==> flow/design.v <==
`timescale 1ns / 1ps
module debounce(pb_debounced, pb, clk);
    output pb_debounced;
    input pb;
    input clk;
    reg [3:0] DFF;
    always @(posedge clk) begin
        DFF[3:1] <= DFF[2:0];
        DFF[0] <= pb;
    end
    assign pb_debounced = (DFF == 4'b1111) ? 1'b1 : 1'b0;
endmodule
module button(clk, btn, rst_n);
    input clk;
    input btn;
    output reg rst_n;
    always @(posedge clk) begin
        rst_n <= ~btn;
    end
endmodule
module one_pulse(clk, signal, op);
    input clk;
    input signal;
    output reg op;
    reg delay;
    always @(posedge clk) begin
        if (signal == 1'b1 && delay == 1'b0)
            op <= 1'b1;
        else
            op <= 1'b0;
        delay <= signal;
    end
endmodule
`timescale 1ns / 1ps
module clock_divider(
    input clk,
    input rst_n,
    input [31:0] num,
    output reg clk_div
    );
    reg [31:0] count;
    wire enough;
    assign enough = count >= num - 32'd1;
    always @(posedge clk) begin
        if (~rst_n || !enough) begin
            clk_div <= 1'b0;
        end else begin            
            clk_div <= 1'b1;
        end
        if (~rst_n || enough) begin
            count <= 32'd0;
        end else begin            
            count <= count + 32'd1;
        end
    end
endmodule
`timescale 1ns / 1ps
module pulse_wave_gen(
    input clk,
    input rst,
    input sample_tick,
    input [15:0]wave_length,  
    input [6:0]amplitude,
    input [5:0] duty,
    output [7:0]out
    );
    wire [15:0] high_length;
    wire [15:0] low_length;
    assign high_length = (wave_length * duty) >> 6;
    assign low_length = wave_length - high_length;
    wire state_transition;
    reg state;
    reg [15:0]sample_count;
    parameter up = 1'b0;
    parameter down = 1'b1;
    always @(posedge clk) begin
        if (state_transition || ~rst) begin
            sample_count <= 16'd0;
        end else begin
            if (sample_tick) 
                sample_count <= sample_count + 16'd1;
            else
                sample_count <= sample_count;
        end
        if (~rst) begin
            state <= up;
        end else begin
            if (state_transition)
                state <= ~state;
            else
                state <= state;
        end
    end
    assign state_transition = (sample_count >= high_length && state == up) || (sample_count >= low_length && state == down);
    assign out = (state == down)? (8'd127 - amplitude) : (8'd127 + amplitude);
endmodule
`timescale 1ns / 1ps
module triangle_wave_gen(
    input clk,
    input rst,
    input sample_tick,
    input [15:0]wave_length,  
    input [6:0]amplitude,
    output [7:0]out
    );
    wire [15:0] first_half_length;
    wire [15:0] second_half_length;
    assign first_half_length = wave_length >> 1;
    assign second_half_length = wave_length - first_half_length;
    wire state_transition;
    reg state;
    reg [15:0]sample_count;
    parameter up = 1'b0;
    parameter down = 1'b1;
    always @(posedge clk) begin
        if (state_transition || ~rst) begin
            sample_count <= 16'd0;
        end else begin
            if (sample_tick) 
                sample_count <= sample_count + 16'd1;
            else
                sample_count <= sample_count;
        end
        if (~rst) begin
            state <= up;
        end else begin
            if (state_transition)
                state <= ~state;
            else
                state <= state;
        end
    end
    assign state_transition = (sample_count >= first_half_length && state == up) || (sample_count >= second_half_length && state == down);
    assign out = (state == up)? (sample_count * amplitude * 2 / first_half_length) + (8'd127 - amplitude) : ((second_half_length - sample_count)* amplitude * 2 / second_half_length) + (8'd127 - amplitude);
endmodule
`timescale 1ns / 1ps
module AD_envelope_gen(
    input clk,
    input rst,
    input sample_tick,
    input [15:0]attack_time,
    input [15:0]decay_time,
    input [6:0] amplitude,
    input note_pressed,
    output [7:0]envelope
    );
    wire note_start;
    one_pulse op1(clk, note_pressed, note_start);
    wire state_transition;
    reg [15:0] sample_count;
    reg [1:0] state;
    wire [1:0] next_state;
    parameter attack = 2'd0;
    parameter decay = 2'd1;
    parameter idle = 2'd2;
    assign state_transition = (sample_count >= attack_time && state == attack) || (sample_count >= decay_time && state == decay) || note_start;
    assign next_state = note_start ? attack : (state + 2'd1);
    always @(posedge clk) begin
        if (~rst) begin
            state <= idle;
        end else begin
            if (state_transition)
                state <= next_state;
            else
                state <= state;
        end
        if (~rst || state_transition) begin
            sample_count <= 16'd0;
        end else begin
            if (sample_tick) begin
                sample_count <= sample_count + 16'd1;
            end else begin
                sample_count <= sample_count;
            end
        end
    end
    reg [11:0] ve;
    always @(posedge clk) begin
        if (~rst) begin
            ve <= 8'd0;
        end else begin
            if (sample_tick) begin
                if (state == attack)
                    ve <= amplitude * sample_count / attack_time;
                else if (state == decay)
                    ve <= amplitude * (decay_time - sample_count) / decay_time;
                else
                    ve <= 8'd0;
            end else begin
                ve <= ve;
            end
        end
    end
    assign envelope = ve > 8'd255 ? 8'd255 : ve[7:0];
endmodule
`timescale 1ns / 1ps
module noise_gen(
    input clk,
    input rst,
    input clk_div,
    input [6:0] amplitude,
    output [7:0] out
    );
    reg [7:0] noise;
    always @(posedge clk) begin
        if (~rst) begin
            noise <= 8'd27;
        end else begin
            if (clk_div) begin
                noise[7] <= noise[6];
                noise[6] <= noise[5];
                noise[5] <= noise[4];
                noise[4] <= noise[3];
                noise[3] <= noise[2];
                noise[2] <= noise[1];
                noise[1] <= noise[0];
                noise[0] <= noise[3] ^ noise[7];
            end else begin
                noise <= noise;
            end
        end
    end
    assign out = ((noise * amplitude) / 16'd127) + 8'd127 - amplitude;
endmodule
`timescale 1ns / 1ps
module mixer(
    input clk,
    input rst,
    input sample_tick,
    input [7:0] in0,
    input [7:0] in1,
    input [7:0] in2,
    input [7:0] in3,
    output reg [7:0] out
    );
    reg [9:0] mixed_value;
    wire [7:0] next_value;
    wire [9:0] sum;
    assign sum = ((in0 + in1) + (in2 + in3));
    always @(posedge clk) begin
        if (~rst) begin
            mixed_value <= 10'd0;
            out <= 8'd127;
        end else begin
            mixed_value <= (sum > 10'd381)? sum - 10'd381 : 10'd0;
            out <= sample_tick ? next_value : out;
        end
    end
    assign next_value = (mixed_value > 10'd255)? 8'd255 : mixed_value[7:0];    
endmodule
`timescale 1ns / 1ps
module PWM_gen (
    input clk,
    input rst,
    input [7:0] duty,
    output reg PWM
);
reg [7:0] count;
always @(posedge clk) begin
    if (~rst) begin
        count <= 8'd0;
        PWM <= 1'b0;
    end else begin
        count <= count + 8'd1;
        if(count < duty)
            PWM <= 1'b1;
        else
            PWM <= 1'b0;
    end
end
endmodule
`timescale 1ns / 1ps
module synth_top(
    input clk,
    input rst,
    input btnL,
    input [15:0] sw,
    output [3:0] led,
	output pmod_1,	 
	output pmod_2,	 
	output pmod_4	 
    );
    wire trigger_noise;
    debounce dn(trigger_noise, btnL, clk);
    assign led = sw[3:0];
    assign pmod_2 = 1'd1;	 
    assign pmod_4 = 1'd1;	 
    wire sample_tick;
    wire noise_tick;
    wire rst_n;
    button br(clk, rst, rst_n);
    clock_divider cd(
        clk,
        rst_n,
        16'd1024,
        sample_tick
    );
    clock_divider cdn(
        clk,
        rst_n,
        {16'd0, 16'b1110_1110_0110_0001},
        noise_tick
    );
    wire wnotecd, wnotecd2;
    clock_divider cdnote(
        clk,
        rst_n,
        32'd250_000,
        wnotecd
    );
    clock_divider cdnote2(
        clk,
        rst_n,
        32'd125_000,
        wnotecd2
    );
    reg [15:0] pulse1_wave_len;
    reg [15:0] pulse2_wave_len;
    reg [15:0] tri_wave_len;
    parameter [0:31] score_amp1 = 32'b1111_1111_1111_1111_0000_0000_0000_0000;
    parameter [0:31] score_amp2 = 32'b1000_0010_1000_0000_0000_0000_0000_0000;
    reg [4:0] score_ptr;
    always @(posedge clk) begin
        if (score_ptr == 5'd0) begin
            pulse2_wave_len <= 16'd148;
        end else begin
            pulse2_wave_len <= 16'd187;
        end
        if (~rst_n) begin
            tri_wave_len <= 16'd1493;
        end else begin
            if (wnotecd) begin
                if (tri_wave_len == 16'd747) begin
                    tri_wave_len <= 16'd1493;
                end else begin
                    tri_wave_len <= 16'd747;
                end
            end else begin
                tri_wave_len <= tri_wave_len;
            end
        end
        if (~rst_n) begin
            pulse1_wave_len <= 16'd373;
        end else begin
            if (wnotecd2) begin
                if (pulse1_wave_len == 16'd373) begin
                    pulse1_wave_len <= 16'd333;
                end else if (pulse1_wave_len == 16'd333) begin
                    pulse1_wave_len <= 16'd296;
                end else if (pulse1_wave_len == 16'd296) begin
                    pulse1_wave_len <= 16'd249;
                end else begin
                    pulse1_wave_len <= 16'd373;
                end
            end else begin
                pulse1_wave_len <= pulse1_wave_len;
            end
        end
        if (~rst_n) begin
            score_ptr <= 5'd0;
        end else begin
            if (wnotecd2) begin
                score_ptr <= score_ptr + 5'd1;
            end else begin
                score_ptr <= score_ptr;
            end
        end
    end
    wire [7:0] pulse1_out;
    wire [7:0] pulse2_out;
    wire [7:0] triangle_out;
    wire [7:0] noise_out;
    wire [7:0] mixer_out;
    pulse_wave_gen pwg1(
        .clk(clk),
        .rst(rst_n),
        .sample_tick(sample_tick),
        .wave_length(pulse1_wave_len),  
        .amplitude(7'd7 * score_amp1[score_ptr]),
        .duty(31),
        .out(pulse1_out)
    );
    pulse_wave_gen pwg2(
        .clk(clk),
        .rst(rst_n),
        .sample_tick(sample_tick),
        .wave_length(pulse2_wave_len),  
        .amplitude(7'd15 * score_amp2[score_ptr]),
        .duty(8),
        .out(pulse2_out)
    );
    triangle_wave_gen twg(
        .clk(clk),
        .rst(rst_n),
        .sample_tick(sample_tick),
        .wave_length(tri_wave_len),  
        .amplitude(127),
        .out(triangle_out)
    );
    wire [7:0] noise_envelope;
    AD_envelope_gen noise_ad(
    .clk(clk),
    .rst(rst_n),
    .sample_tick(sample_tick),
    .attack_time(200),
    .decay_time(5000),
    .amplitude(127),
    .note_pressed(trigger_noise),
    .envelope(noise_envelope)
    );
    noise_gen ng(
        .clk(clk),
        .rst(rst_n),
        .clk_div(noise_tick),
        .amplitude(noise_envelope),
        .out(noise_out)
    );
    reg [7:0] pulse1;
    reg [7:0] pulse2;
    reg [7:0] triangle;
    reg [7:0] noise;
    always @(posedge clk) begin
        if (sw[3])
            pulse1 <= pulse1_out;
        else
            pulse1 <= 8'd127;
        if (sw[2])
            pulse2 <= pulse2_out;
        else
            pulse2 <= 8'd127;
        if (sw[1])
            triangle <= triangle_out;
        else
            triangle <= 8'd127;
        if (sw[0])
            noise <= noise_out;
        else
            noise <= 8'd127;
    end
    mixer mx(
        .clk(clk),
        .rst(rst_n),
        .sample_tick(sample_tick),
        .in0(pulse1),
        .in1(pulse2),
        .in2(triangle),
        .in3(noise),
        .out(mixer_out)
    );
    PWM_gen audio_out(
        .clk(clk),
        .rst(rst_n),
        .duty(mixer_out),
        .PWM(pmod_1)
    );
endmodule
--- tool output ---
From RTL to reports: synth_top
Tool output for the design above before and after an edit, in the order of the flow.
"before" refers to lines of the RTL above, "after" to lines of the edited file.
"change" is "after" less "before", of the values as shown.
Library cell names are shortened.
Not given: --

set-up
  top module = synth_top
  clock port = clk
  cell library = sky130hd
  timing corner = tt_025C_1v80

Diff
Unified diff, file above to edited file.
The edit is scripted: it alters the design's behaviour and was not made to optimise anything.

begin of diff
@@ -448,9 +448,12 @@
         .out(mixer_out)
     );
+    wire pmod_1_0, pmod_1_1;
     PWM_gen audio_out(
         .clk(clk),
         .rst(rst_n),
         .duty(mixer_out),
-        .PWM(pmod_1)
-    );
-endmodule
+        .PWM(pmod_1_0)
+    );
+    PWM_gen audio_out_twin (.clk(clk), .rst(rst_n), .duty(~mixer_out), .PWM(pmod_1_1));
+    assign pmod_1 = pmod_1_0 ^ pmod_1_1;
+endmodule
end of diff

Word-level counts
Counts by Yosys on the flattened word-level netlist (proc, flatten, opt, wreduce; memories kept). Register bits leave out memories and registers merged into their read ports (data or address); mux counts leave out enables and synchronous resets folded into registers. Print and check cells are left out. Cells with the same type and inputs are merged into one.

word-level totals
  what                         before  after  change
  flip-flop bits (word level)  332     341    +9

operators by class
  what                              before  after  change
  add/sub/neg operators             27      28     +1
  multipliers                       8       8      0
  divide/modulo/power cells         5       5      0
  $lt $le $gt $ge                   16      17     +1
  eq/ne operators                   6       6      0
  shift-type cells                  2       2      0
  multiplexer cells                 20      21     +1
  bitwise gates (word level)        7       9      +2
  reductions and logical operators  33      33     0

operators by type and width
  cell                                                                    before  after  change
  1-bit two-way mux                                                       7       8      +1
  8-bit by 1-bit adder with 8-bit output with constant B                  1       2      +1
  8-bit < comparator                                                      1       2      +1
  1-bit bitwise XOR                                                       1       2      +1
  8-bit inverter                                                          0       1      +1
  1-bit logical OR                                                        17      17     0
  1-bit logical AND                                                       9       9      0
  1-bit inverter                                                          6       6      0
  16-bit by 1-bit adder with 16-bit output with constant B                4       4      0
  32-bit by 1-bit adder with 32-bit output with constant B                4       4      0
  1-bit logical NOT                                                       4       4      0
  8-bit two-way mux                                                       4       4      0
  16-bit by 9-bit equality test with 1-bit output with constant B         3       3      0
  16-bit greater-or-equal comparator                                      3       3      0
  9-bit two-way mux                                                       3       3      0
  8-bit by 8-bit adder with 9-bit output                                  2       2      0
  7-bit by 16-bit multiplier with 16-bit output with constant A           2       2      0
  12-bit two-way mux                                                      2       2      0
  32-bit by 6-bit variable part select with 1-bit output with constant A  2       2      0
  10-bit adder                                                            1       1      0
  2-bit by 1-bit adder with 2-bit output with constant B                  1       1      0
  5-bit by 1-bit adder with 5-bit output with constant B                  1       1      0
  7-bit by 4-bit adder with 8-bit output with constant A                  1       1      0
  7-bit by 5-bit adder with 8-bit output with constant A                  1       1      0
  8-bit by 7-bit adder with 8-bit output with constant B                  1       1      0
  16-bit by 13-bit divider with 16-bit output with constant B             1       1      0
  16-bit by 7-bit divider with 16-bit output with constant B              1       1      0
  16-bit by 8-bit divider with 16-bit output with constant B              1       1      0

The list need not be complete.

Depth
Longest topological path by Yosys (ltp), each cell counted once; first at word level (registers and memories cut), then after technology mapping (sequential cells cut; the memories' decode and read muxes count).

depth
  what                       before  after  change
  depth in word-level cells  6       6      0
  ABC_AREA                   0       0      --
  depth in mapped cells      502     523    +21

After synthesis
Yosys stat after the flow's synthesis: flattened, memories mapped to cells. It holds for the ABC_AREA given above (unset counts as 0); a run with the other value may have another netlist.

synthesis totals
  what                               before    after      change
  cell count                         6,403     6,475      +72
  cell area after synthesis (sq mm)  0.051099  0.0516258  +0.0005268
  flip-flop cells                    291       300        +9
  buffers                            158       139        -19

cell types
  cell      before  after  change
  nand3_1   123     153    +30
  nor2_1    479     503    +24
  nor3_1    296     274    -22
  a21o_1    127     144    +17
  or2_2     74      59     -15
  inv_1     475     489    +14
  clkbuf_1  115     101    -14
  a211o_1   29      16     -13
  nand4_1   65      77     +12
  and2_1    68      79     +11
  mux2i_1   60      71     +11
  o211a_1   18      29     +11
  a221oi_1  13      3      -10
  o22ai_1   10      20     +10
  a31o_2    8       18     +10
  dfxtp_1   291     300    +9
  nor4_1    54      45     -9
  a41o_1    11      2      -9

The list need not be complete.
The figures by module come from a second, unflattened synthesis with its own total; it is not the netlist above.

unflattened totals
  what                                             before     after      change
  cell total of the unflattened synthesis          9,683      9,637      -46
  area total of the unflattened synthesis (sq mm)  0.0752159  0.0750983  -0.0001176

Rows give one instance, submodules left out.

modules, before
  module             instances  cells  area (sq mm)
  triangle_wave_gen  1          4,647  0.0337286
  AD_envelope_gen    1          1,855  0.01435
  clock_divider      4          316    0.0026876
  pulse_wave_gen     2          488    0.0041027
  noise_gen          1          537    0.0042641
  mixer              1          193    0.0016578
  synth_top          1          145    0.001594
  PWM_gen            1          56     0.0004992
  debounce           1          5      0.0000888
  one_pulse          1          3      0.0000538
  button             1          2      0.0000238

modules, after
  module             instances  cells  area (sq mm)
  triangle_wave_gen  1          4,534  0.0330667
  AD_envelope_gen    1          1,855  0.01435
  clock_divider      4          316    0.0026876
  pulse_wave_gen     2          488    0.0041027
  noise_gen          1          537    0.0042641
  mixer              1          193    0.0016578
  synth_top          1          156    0.0016391
  PWM_gen            2          56     0.0004992
  debounce           1          5      0.0000888
  one_pulse          1          3      0.0000538
  button             1          2      0.0000238

Path before layout
Path of least setup slack by OpenSTA after synthesis, without wires, with an ideal clock, recovery checks aside; 20% of the period is set as input and as output delay. Where synthesis merged equal registers, the netlist keeps one of their names.

timing post-synthesis
  what                           before                after                     change
  path kind                      reg-to-reg            reg-to-reg                --
  start point                    register twg.state    register tri_wave_len[9]  --
  end point                      register triangle[0]  register triangle[0]      --
  clock period (ns)              100.0                 100.0                     0.0
  time at the first pin (ns)     0.000                 0.000                     0.000
  arrival (ns)                   100.120               100.534                   +0.414
  required time (ns)             99.853                99.856                    +0.003
  slack (ns)                     -0.267                -0.678                    -0.411
  delay of the path (ns)         100.267               100.678                   +0.411
  driving pins on the path       471                   494                       +23
  buffers on the path            49                    42                        -7
  synthesis period reached (ns)  100.267               100.678                   +0.411

"delay of the path" is the arrival time less input delay plus setup time.
"driving pins on the path": output pins that drive a net of the path, with the launching flip-flop's if there is one; two outputs of one cell count as two.
"synthesis period reached" is the clock period less the worst setup slack; recovery checks do not enter. This is arithmetic on one report: input and output delays are still those of the set period (20% each).
Between the ends stands the longest chain of elaborated cells between them, by number of cells; it is not shown to be the way that was timed. Of several equally long chains one is given.
A line is the first line of the expression or statement that the cell stems from. Yosys adds cells for indexed reads and writes and turns some case tables into memories.
A register here has more assigning lines than the two given.

between the ends, post-synthesis, before
  path through = dfxtp_1 > buf_2 > clkbuf_1 > clkbuf_1 > clkbuf_1 > buf_1 > buf_1 > clkbuf_1 > mux2i_1 > ha_1 > o21a_1 > o21ai_0 > or3_1 > o211ai_1 > ha_1 > o211ai_1 > a31oi_1 > o21a_1 > [435 not listed] > a21oi_1 > nor2b_1 > o21ai_0 > nand2b_1 > a21oi_1 > nor2b_1 > o21ai_0 > nand2b_1 > a21oi_1 > nor2b_1 > o21ai_0 > nand2b_1 > a211oi_1 > nand4_1 > nor2_1 > nand3_1 > a2111oi_0 > o2111ai_1
  elaborated cells on any way between the ends = 1
  source lines of those cells = 1

ends and longest elaborated chain, post-synthesis, before
  what           RTL line  RTL
  from (decl)    111       reg state;
  from (assign)  125       state <= up;
  from (assign)  128       state <= ~state;
  to (assign)    432       triangle <= triangle_out;
  to (assign)    434       triangle <= 8'd127;
  to (decl)      420       reg [7:0] triangle;

before: No chain of elaborated cells between the ends is given.

between the ends, post-synthesis, after
  path through = dfxtp_1 > inv_1 > ha_1 > ha_1 > a21o_1 > a21o_1 > a21oi_1 > o21ai_0 > a21o_1 > a21o_1 > a21o_1 > a21o_1 > a21o_1 > a21o_1 > a221o_1 > a221o_1 > xor2_1 > fa_1 > [458 not listed] > o21ai_0 > nand2b_1 > a21oi_1 > nor2b_1 > o21ai_0 > nand2b_1 > a21oi_1 > nor2b_1 > o21ai_0 > nand2b_1 > a21oi_1 > nor2b_1 > o21ai_0 > and4b_1 > o221ai_1 > or4b_1 > a21oi_1 > o2111ai_1
  cells in the longest elaborated chain = 5
  elaborated cells on any way between the ends = 6
  source lines of those cells = 2

ends and longest elaborated chain, post-synthesis, after
  what                                            RTL line  RTL
  from (decl)                                     319       reg [15:0] tri_wave_len;
  from (assign)                                   330       tri_wave_len <= 16'd1493;
  from (assign)                                   339       tri_wave_len <= tri_wave_len;
  16-bit by 15-bit subtractor with 16-bit output  109       assign second_half_length = wave_length - first_half_length;
  16-bit by 16-bit subtractor with 17-bit output  134       assign out = (state == up)? (sample_count * amplitude * 2 / first_half_length) + (8'd127 - amplitude) : ((seco ...
  32-bit by 7-bit multiplier with 31-bit output   134
  32-bit by 16-bit divider with 32-bit output     134
  8-bit two-way mux                               134
  to (assign)                                     432       triangle <= triangle_out;
  to (assign)                                     434       triangle <= 8'd127;
  to (decl)                                       420       reg [7:0] triangle;

Path in the finished layout
From the final timing report of each run of pair A: the path of least setup slack in the routed layout; clock arrival at registers is part of the times.

timing post-layout
  what                        before                    after                     change
  path kind                   reg-to-reg                reg-to-reg                --
  start point                 register tri_wave_len[8]  register tri_wave_len[8]  --
  end point                   register triangle[0]      register triangle[0]      --
  clock period (ns)           95.5                      95.5                      0.0
  time at the first pin (ns)  0.55                      0.60                      +0.05
  arrival (ns)                90.09                     90.84                     +0.75
  required time (ns)          95.87                     95.91                     +0.04
  slack (ns)                  5.78                      5.07                      -0.71
  driving pins on the path    472                       488                       +16
  buffers on the path         29                        25                        -4

Between the ends stands the longest chain of elaborated cells between them, by number of cells; it is not shown to be the way that was timed. Of several equally long chains one is given.
A register here has more assigning lines than the two given.

between the ends, post-layout, before
  path through = dfxtp_4 > clkinvlp_4 > buf_4 > ha_4 > nor4_2 > buf_4 > ha_2 > and3_1 > a211oi_2 > buf_4 > nand2_8 > ha_1 > nor3_2 > a21oi_1 > ha_1 > o21a_1 > o21ai_2 > or2_2 > [436 not listed] > nor2b_1 > o21ai_0 > nand2b_1 > a21oi_1 > nor2b_1 > o21ai_0 > nand2b_1 > a21oi_1 > nor2b_1 > o21ai_0 > nand2b_1 > a211oi_2 > buf_4 > nand4_1 > nor2_1 > nand3_1 > a2111oi_4 > o2111ai_2
  cells in the longest elaborated chain = 5
  elaborated cells on any way between the ends = 6
  source lines of those cells = 2

ends and longest elaborated chain, post-layout, before
  what                                            RTL line  RTL
  from (decl)                                     319       reg [15:0] tri_wave_len;
  from (assign)                                   330       tri_wave_len <= 16'd1493;
  from (assign)                                   339       tri_wave_len <= tri_wave_len;
  16-bit by 15-bit subtractor with 16-bit output  109       assign second_half_length = wave_length - first_half_length;
  16-bit by 16-bit subtractor with 17-bit output  134       assign out = (state == up)? (sample_count * amplitude * 2 / first_half_length) + (8'd127 - amplitude) : ((seco ...
  32-bit by 7-bit multiplier with 31-bit output   134
  32-bit by 16-bit divider with 32-bit output     134
  8-bit two-way mux                               134
  to (assign)                                     432       triangle <= triangle_out;
  to (assign)                                     434       triangle <= 8'd127;
  to (decl)                                       420       reg [7:0] triangle;

between the ends, post-layout, after
  path through = dfxtp_4 > inv_2 > ha_4 > ha_1 > a21o_1 > a21o_1 > a21oi_1 > o21ai_1 > a21o_1 > a21o_1 > a21o_1 > a21o_1 > a21o_1 > a21o_1 > a221o_1 > a221o_1 > xor2_4 > fa_2 > [452 not listed] > nand2b_1 > a21oi_1 > nor2b_1 > o21ai_1 > nand2b_1 > a21oi_2 > nor2b_1 > o21ai_1 > nand2b_1 > a21oi_2 > nor2b_1 > o21ai_1 > buf_4 > and4b_1 > o221ai_1 > or4b_1 > a21oi_1 > o2111ai_1
  cells in the longest elaborated chain = 5
  elaborated cells on any way between the ends = 6
  source lines of those cells = 2

ends and longest elaborated chain, post-layout, after
  what                                            RTL line  RTL
  from (decl)                                     319       reg [15:0] tri_wave_len;
  from (assign)                                   330       tri_wave_len <= 16'd1493;
  from (assign)                                   339       tri_wave_len <= tri_wave_len;
  16-bit by 15-bit subtractor with 16-bit output  109       assign second_half_length = wave_length - first_half_length;
  16-bit by 16-bit subtractor with 17-bit output  134       assign out = (state == up)? (sample_count * amplitude * 2 / first_half_length) + (8'd127 - amplitude) : ((seco ...
  32-bit by 7-bit multiplier with 31-bit output   134
  32-bit by 16-bit divider with 32-bit output     134
  8-bit two-way mux                               134
  to (assign)                                     432       triangle <= triangle_out;
  to (assign)                                     434       triangle <= 8'd127;
  to (decl)                                       420       reg [7:0] triangle;

Layout results
Both versions went through the flow (Yosys, OpenROAD) with the same settings in each pair. Constraints: input delay and output delay 20% of the set period each, output load 0.01 pF.

flow settings, pair A
  CORE_UTILIZATION = 40
  period_ns = 95.5
  CAP_MARGIN = 20
  CORE_MARGIN = 2
  SLEW_MARGIN = 20

final reports, pair A
  what                                   before    after      change
  chip area in the Yosys report (sq mm)  0.051099  0.0516258  +0.0005268
  die size (sq mm)                       0.130621  0.131954   +0.001333
  utilization after layout (%)           45.1      48.1       +3.0
  worst setup slack after layout (ns)    5.782     5.067      -0.715
  post-route setup TNS (ns)              0.000     0.000      0.000
  power (uW)                             1,386     1,418      +32
  period achieved (ns)                   89.718    90.433     +0.715

flow settings, pair B
  ABC_AREA = 0
  CAP_MARGIN = 15
  CORE_ASPECT_RATIO = 0.66
  CORE_MARGIN = 5
  CORE_UTILIZATION = 51
  MAX_ROUTING_LAYER = met4
  MIN_ROUTING_LAYER = met1
  PLACE_DENSITY_LB_ADDON = 0.14
  SETUP_SLACK_MARGIN = -0.66
  SLEW_MARGIN = 40
  TNS_END_PERCENT = 15
  period_ns = 82.9

final reports, pair B
  what                                   before    after      change
  chip area in the Yosys report (sq mm)  0.051099  0.0516258  +0.0005268
  die size (sq mm)                       0.106762  0.107828   +0.001066
  utilization after layout (%)           66.3      68.1       +1.8
  worst setup slack after layout (ns)    -6.973    -8.258     -1.285
  post-route setup TNS (ns)              -10.555   -14.552    -3.997
  power (uW)                             1,966     1,861      -105
  period achieved (ns)                   89.873    91.158     +1.285

"period achieved": clock period set for the run, less the worst setup slack. It is reckoned from that one timing run; input and output delays stay at 20% of the period that was set.
"power": no workload was simulated; the value follows from the tool's default switching activity.
--- end ---
